==> flow/design.v <==
module storage(input pclk,input we,input pwrite,input [31:0]paddr,input [31:0]pwdata,input [3:0]pstrb,output reg [31:0]prdata);
  reg [31:0]memory[0:31];
  always @(posedge pclk) begin
    if(we) begin
      		if(pstrb==4'b0) begin
            	memory[paddr[4:0]]<=pwdata;
            end
            else begin
              if (pstrb[0]) memory[paddr[4:0]][7:0]   <= pwdata[7:0];
            	if (pstrb[1]) memory[paddr[4:0]][15:8]  <= pwdata[15:8];
           		if (pstrb[2]) memory[paddr[4:0]][23:16] <= pwdata[23:16];
            	if (pstrb[3]) memory[paddr[4:0]][31:24] <= pwdata[31:24];
            end
    end
  end
  always @(*) begin
    if(pwrite) prdata=32'b0;
    else prdata=memory[paddr[4:0]];
  end
endmodule
module apb_slave( 
    input pclk,
    input psel,
    input penable,
    input preset, 
    input [31:0]paddr,
    input pwrite,
    input [2:0]pprot,
    input [31:0]pwdata,
    input [3:0]pstrb,
    output reg [31:0]prdata,
    output reg pslverr,
    output reg pready
  );
   reg ready;
   wire [31:0]rdata;
   storage m1(pclk,psel & penable & pwrite,pwrite,paddr,pwdata,pstrb,rdata);
   always @(*) begin
     ready=1'b0;
     if(psel & penable & pwrite) begin
            ready=~pready;
          end
     else if(psel & penable & ~pwrite) begin
            ready=~pready;
          end
     else if( ~penable) begin
            ready=1'b0;
          end
     pslverr=1'b0;
   end
   always @(posedge pclk)begin
     pready<=ready;
     prdata<=rdata;
   end   
 endmodule
module apb_master(
  input pclk, 
  input preset,
  input [31:0]paddr,
  input pwrite,
  input [2:0]pprot,
  input [31:0]pwdata,
  input [3:0]pstrb,
  output  reg[31:0]prdata,
  output pslverr,
  output reg penable,
  output reg [3:0]psel,
  output reg pready
);
  wire [31:0] prdata0,prdata1,prdata2,prdata3;
  wire pslverr0,pslverr1,pslverr2,pslverr3;
  wire pready0,pready1,pready2,pready3;
  apb_slave slave0 (pclk,psel[0],penable,preset,paddr,pwrite,pprot,pwdata,pstrb,prdata0,pslverr0,pready0);
  apb_slave slave1 (pclk,psel[1],penable,preset,paddr,pwrite,pprot,pwdata,pstrb,prdata1,pslverr1,pready1);
  apb_slave slave2 (pclk,psel[2],penable,preset,paddr,pwrite,pprot,pwdata,pstrb,prdata2,pslverr2,pready2);
  apb_slave slave3 (pclk,psel[3],penable,preset,paddr,pwrite,pprot,pwdata,pstrb,prdata3,pslverr3,pready3); 
  assign pslverr=pslverr0|pslverr1|pslverr2|pslverr3;
  reg [1:0]state,nextstate;
  parameter idle=2'b0,setup=2'd1,access=2'd2;
  always@(posedge pclk)begin
      if(~preset) state<=idle;
      else state<=nextstate;
  end
  always @(*) begin
    nextstate=idle;
    penable=1'b0;
    case (state)
      idle : begin
        penable=1'b0;
        if(|paddr) nextstate=setup;
        else nextstate=idle;
      end
      setup : begin
        penable=1'b0;
        if(|paddr) nextstate=access;
        else nextstate=idle;
      end
      access:  begin
        penable=1'b1;
        if ( (paddr!=4'b0) && (pready==1'b1)) nextstate=setup;
        else if( (paddr==4'b0) && (pready==1'b1)) nextstate=idle;
        else nextstate=access;
      end
       default nextstate=idle;
    endcase
    case (paddr[31:30])
        2'b00 : begin
                psel=4'b0001;
                prdata=prdata0;
                end
        2'b01 : begin
                psel=4'b0010;
                prdata=prdata1;
                end
        2'b10 : begin
                psel=4'b0100;
                prdata=prdata2;
                end
        2'b11 : begin
                psel=4'b1000;
                prdata=prdata3;
                end
    endcase
    pready=pready0|pready1|pready2|pready3;
  end
endmodule
==> reports on apb_master <==
From RTL to reports: apb_master:

Tool output for the design above before and after an edit, in the order of the flow.
Lines under "before" count in the file above, lines under "after" in the edited file.
"change" is "after" less "before", of the values as shown; "rel. change" is that difference over "before", in percent.
Operators carry their Yosys type and port widths (W data, S select, Z words).
Cell names lack the library's common part.
The mark n/a stands for no value.

* design top: apb_master
* clock port: pclk
* standard-cell library: sky130hd
* timing corner: tt_025C_1v80

Diff:

The edit as a unified diff against the file above.
A script made this edit; it was not meant as an optimisation.

```diff
@@ -122,5 +122,5 @@
                 end
     endcase
-    pready=pready0|pready1|pready2|pready3;
+    pready=(pready0|pready1)^pready2|pready3;
   end
 endmodule
```

Word-level counts:

Source: Yosys, flattened and elaborated, memories not mapped. Widths are those after wreduce. Registers that Yosys merges into a memory's read port (data or address) are not register bits. Print and check cells do not count.
Memory sizes are those after Yosys's memory passes, which may raise the word count (mostly to a power of two), join words into wider ones and drop unused or constant bits.

Word-level totals
* clocked read ports x word width: before 128, after 128, change 0, rel. change 0.00%
* bits of input ports: before 74, after 74, change 0, rel. change 0.00%
* register bits: before 6, after 6, change 0, rel. change 0.00%
* cells after elaboration: before 148, after 148, change 0, rel. change 0.00%
* output and inout bits: before 39, after 39, change 0, rel. change 0.00%
* memories: before 4, after 4, change 0, rel. change 0.00%
* memory bits (writable): before 4096, after 4096, change 0, rel. change 0.00%

Memory list
* shape (words x width / read and write ports): before slave0.m1.memory 32x32 r1 w1; slave1.m1.memory 32x32 r1 w1; slave2.m1.memory 32x32 r1 w1; slave3.m1.memory 32x32 r1 w1, after slave0.m1.memory 32x32 r1 w1; slave1.m1.memory 32x32 r1 w1; slave2.m1.memory 32x32 r1 w1; slave3.m1.memory 32x32 r1 w1

Operators by class
* mux-type cells: before 90, after 90, change 0, rel. change 0.00%
* equality and inequality tests: before 5, after 5, change 0, rel. change 0.00%
* reductions and logical operators: before 8, after 8, change 0, rel. change 0.00%
* bitwise gates (word level): before 36, after 36, change 0, rel. change 0.00%

Operators by type and width
* $or A1 B1 Y1: before 19, after 18, change -1, rel. change -5.26%
* $xor A1 B1 Y1: before 0, after 1, change +1

Unchanged operator kinds not shown: 17.

Depth:

Longest topological path by Yosys (ltp), each cell counted once; first at word level (registers and memories cut), then after technology mapping (sequential cells cut; the memories' decode and read muxes count).

Logic depth
* depth after elaboration: before 7, after 7, change 0, rel. change 0.00%
* ABC_AREA: before 0, after 0
* mapped depth: before 8, after 8, change 0, rel. change 0.00%

Mapped cells and area:

The flow's flattened synthesis, as Yosys stat reports it; memories are mapped. The netlist is that of the ABC_AREA named above (0 if unset); the other value can give another one.

Synthesis totals
* sequential part of the area (um2): before 125700.6, after 125700.6, change 0.0, rel. change 0.00%
* cell count: before 8918, after 8920, change +2, rel. change +0.02%
* flip-flops: before 4231, after 4231, change 0, rel. change 0.00%
* mapped area (um2): before 160640.3, after 161020.7, change +380.4, rel. change +0.24%
* buffer cells: before 571, after 571, change 0, rel. change 0.00%

Cells by type
* buf_2: before 245, after 317, change +72, rel. change +29.39%
* clkbuf_1: before 252, after 187, change -65, rel. change -25.79%
* buf_1: before 66, after 23, change -43, rel. change -65.15%
* buf_6: before 1, after 31, change +30, rel. change +3000.00%
* buf_4: before 7, after 13, change +6, rel. change +85.71%
* or4b_1: before 4, after 1, change -3, rel. change -75.00%
* or4b_4: before 0, after 3, change +3
* or4_1: before 2, after 0, change -2, rel. change -100.00%
* nand2_1: before 39, after 38, change -1, rel. change -2.56%
* nand3_1: before 14, after 13, change -1, rel. change -7.14%
* and2_1: before 2, after 1, change -1, rel. change -50.00%
* nor3b_1: before 2, after 1, change -1, rel. change -50.00%
* o31ai_1: before 1, after 0, change -1, rel. change -100.00%
* a21boi_0: before 0, after 1, change +1
* a21o_1: before 0, after 1, change +1
* and2b_1: before 0, after 1, change +1
* nand2_2: before 0, after 1, change +1
* nor3b_2: before 0, after 1, change +1

Unchanged cell types not shown: 22.
The list need not be complete.
By module: a second synthesis without flattening, with its own total; a netlist apart from the flattened one above.

Unflattened totals
* cell total of the unflattened synthesis: before 9127, after 9129, change +2, rel. change +0.02%
* area total of the unflattened synthesis (um2): before 162244.4, after 162255.6, change +11.2, rel. change +0.01%

Rows give one instance, submodules left out.

By module, before
* storage: times used 4, area 39629.3 um2, cells 2228
* apb_slave: times used 4, area 686.9 um2, cells 37
* apb_master: times used 1, area 979.7 um2, cells 67

By module, after
* storage: times used 4, area 39629.3 um2, cells 2228
* apb_slave: times used 4, area 686.9 um2, cells 37
* apb_master: times used 1, area 991.0 um2, cells 69

Timing after synthesis:

OpenSTA on the mapped netlist: ideal clock, no wires. The path of least setup slack (recovery checks aside). Input and output delay are each 20% of the period. Register names are those of the netlist, which keeps one name where synthesis merged equal registers.

Path post-synthesis
* path kind: before input -> output, after input -> output
* from: before input paddr[30], after input paddr[30]
* to: before output prdata[10], after output prdata[10]
* required time (ns): before 6.400, after 6.400, change 0.000, rel. change 0.00%
* buffers on the path: before 2, after 2, change 0, rel. change 0.00%
* clock period (ns): before 8.0, after 8.0, change 0.0, rel. change 0.00%
* arrival time (ns): before 2.875, after 2.875, change 0.000, rel. change 0.00%
* external output delay (ns): before 1.600, after 1.600, change 0.000, rel. change 0.00%
* slack (ns): before 3.525, after 3.525, change 0.000
* time at the first pin (ns): before 1.600, after 1.600, change 0.000, rel. change 0.00%
* external input delay (ns): before 1.600, after 1.600, change 0.000, rel. change 0.00%
* path delay (ns): before 1.275, after 1.275, change 0.000, rel. change 0.00%
* stages: before 3, after 3, change 0, rel. change 0.00%
* synthesis period reached (ns): before 4.475, after 4.475, change 0.000, rel. change 0.00%

"path delay" is the arrival time less input delay plus setup time.
A path that ends at an output port has no setup time.
"stages" counts driving pins, that of a launching flip-flop among them; a cell with two outputs on the path counts twice.
"synthesis period reached" is the clock period less the worst setup slack; recovery checks do not enter. This is arithmetic on one report: input and output delays are still those of the set period (20% each).
The rows between start and end are the longest chain of elaborated cells between them; the timing report does not say that the signal goes this way. Where chains are equally long, one stands for them.
Each line given opens the expression or statement behind the cell; cells for indexed reads and writes are added by Yosys, which also makes memories of some case tables.

On the way, post-synthesis, before:
* path through: clkbuf_1 buf_2 mux4_2
* length of the longest elaborated chain: 2

Ends and longest elaborated chain, post-synthesis, before
* start: declaration: RTL line 59 `input [31:0]paddr,`
* $eq A2 B2 Y1: RTL line 106 `case (paddr[31:30])`
* $pmux W32 S4: RTL line 106
* end: declaration: RTL line 64 `output  reg[31:0]prdata,`

On the way, post-synthesis, after:
* path through: clkbuf_1 buf_2 mux4_2
* length of the longest elaborated chain: 2

Ends and longest elaborated chain, post-synthesis, after
* start: declaration: RTL line 59 `input [31:0]paddr,`
* $eq A2 B2 Y1: RTL line 106 `case (paddr[31:30])`
* $pmux W32 S4: RTL line 106
* end: declaration: RTL line 64 `output  reg[31:0]prdata,`

Path in the finished layout:

Path of least setup slack in the final report of the runs of pair A (OpenROAD, finished layout, wires in). Where an end is a register, its clock arrival counts in the times.

Path after layout
* path kind: before input -> output, after input -> output
* from: before input paddr[30], after input paddr[30]
* to: before output prdata[18], after output prdata[0]
* buffers on the path: before 2, after 3, change +1, rel. change +50.00%
* required time (ns): before 4.45, after 4.45, change 0.00, rel. change 0.00%
* stages: before 3, after 4, change +1, rel. change +33.33%
* external input delay (ns): before 1.11, after 1.11, change 0.00, rel. change 0.00%
* arrival time (ns): before 3.41, after 3.36, change -0.05, rel. change -1.47%
* time at the first pin (ns): before 1.11, after 1.11, change 0.00, rel. change 0.00%
* external output delay (ns): before 1.11, after 1.11, change 0.00, rel. change 0.00%
* clock period (ns): before 5.56, after 5.56, change 0.00, rel. change 0.00%
* slack (ns): before 1.04, after 1.09, change +0.05

The rows between start and end are the longest chain of elaborated cells between them; the timing report does not say that the signal goes this way. Where chains are equally long, one stands for them.

On the way, after layout, before:
* path through: buf_4 mux4_2 clkdlybuf4s50_1
* length of the longest elaborated chain: 2

Ends and longest elaborated chain, after layout, before
* start: declaration: RTL line 59 `input [31:0]paddr,`
* $eq A2 B2 Y1: RTL line 106 `case (paddr[31:30])`
* $pmux W32 S4: RTL line 106
* end: declaration: RTL line 64 `output  reg[31:0]prdata,`

On the way, after layout, after:
* path through: buf_4 buf_4 mux4_2 clkdlybuf4s50_1
* length of the longest elaborated chain: 2

Ends and longest elaborated chain, after layout, after
* start: declaration: RTL line 59 `input [31:0]paddr,`
* $eq A2 B2 Y1: RTL line 106 `case (paddr[31:30])`
* $pmux W32 S4: RTL line 106
* end: declaration: RTL line 64 `output  reg[31:0]prdata,`

Layout results:

Both versions went through the flow (Yosys, OpenROAD) with the same settings in each pair. Constraints: input delay and output delay 20% of the set period each, output load 0.01 pF.

Flow settings, pair A:
* CORE_UTILIZATION: 45
* PLACE_DENSITY: 0.6
* period_ns: 5.56
* CAP_MARGIN: 20
* CORE_MARGIN: 2
* SLEW_MARGIN: 20

Results, pair A
* area of the synthesized netlist (um2): before 160640.3, after 161020.7, change +380.4, rel. change +0.24%
* full die area (um2): before 361772.0, after 362627.0, change +855.0, rel. change +0.24%
* smallest setup slack (ns): before 1.039, after 1.089, change +0.050
* standard-cell area of the final layout (um2): before 181784.0, after 182629.0, change +845.0, rel. change +0.46%
* post-route worst hold slack (ns): before 0.428, after 0.425, change -0.003
* power consumption (mW): before 65.750, after 66.165, change +0.415, rel. change +0.63%
* utilization (%): before 51.1, after 51.3, change +0.2
* summed negative setup slack (ns): before 0.000, after 0.000, change 0.000
* achieved clock period (ns): before 4.521, after 4.471, change -0.050, rel. change -1.11%

Flow settings, pair B:
* CAP_MARGIN: 25
* CORE_ASPECT_RATIO: 0.65
* CORE_UTILIZATION: 43
* PLACE_DENSITY_LB_ADDON: 0.24
* SLEW_MARGIN: 0
* period_ns: 3.31
* CORE_MARGIN: 2

Results, pair B
* area of the synthesized netlist (um2): before 160640.3, after 161020.7, change +380.4, rel. change +0.24%
* full die area (um2): before 378600.0, after 379493.0, change +893.0, rel. change +0.24%
* smallest setup slack (ns): before 0.003, after 0.055, change +0.052
* standard-cell area of the final layout (um2): before 189153.0, after 189308.0, change +155.0, rel. change +0.08%
* post-route worst hold slack (ns): before 0.117, after 0.138, change +0.021
* power consumption (mW): before 109.033, after 108.680, change -0.353, rel. change -0.32%
* utilization (%): before 51.0, after 50.7, change -0.3
* summed negative setup slack (ns): before 0.000, after 0.000, change 0.000
* achieved clock period (ns): before 3.307, after 3.255, change -0.052, rel. change -1.57%

"achieved clock period" means the clock period less the worst setup slack. The figure is calculated, with input and output delays left at 20% of the set period.
"power consumption" rests on the timing tool's default activity at the inputs, not on a simulated workload.
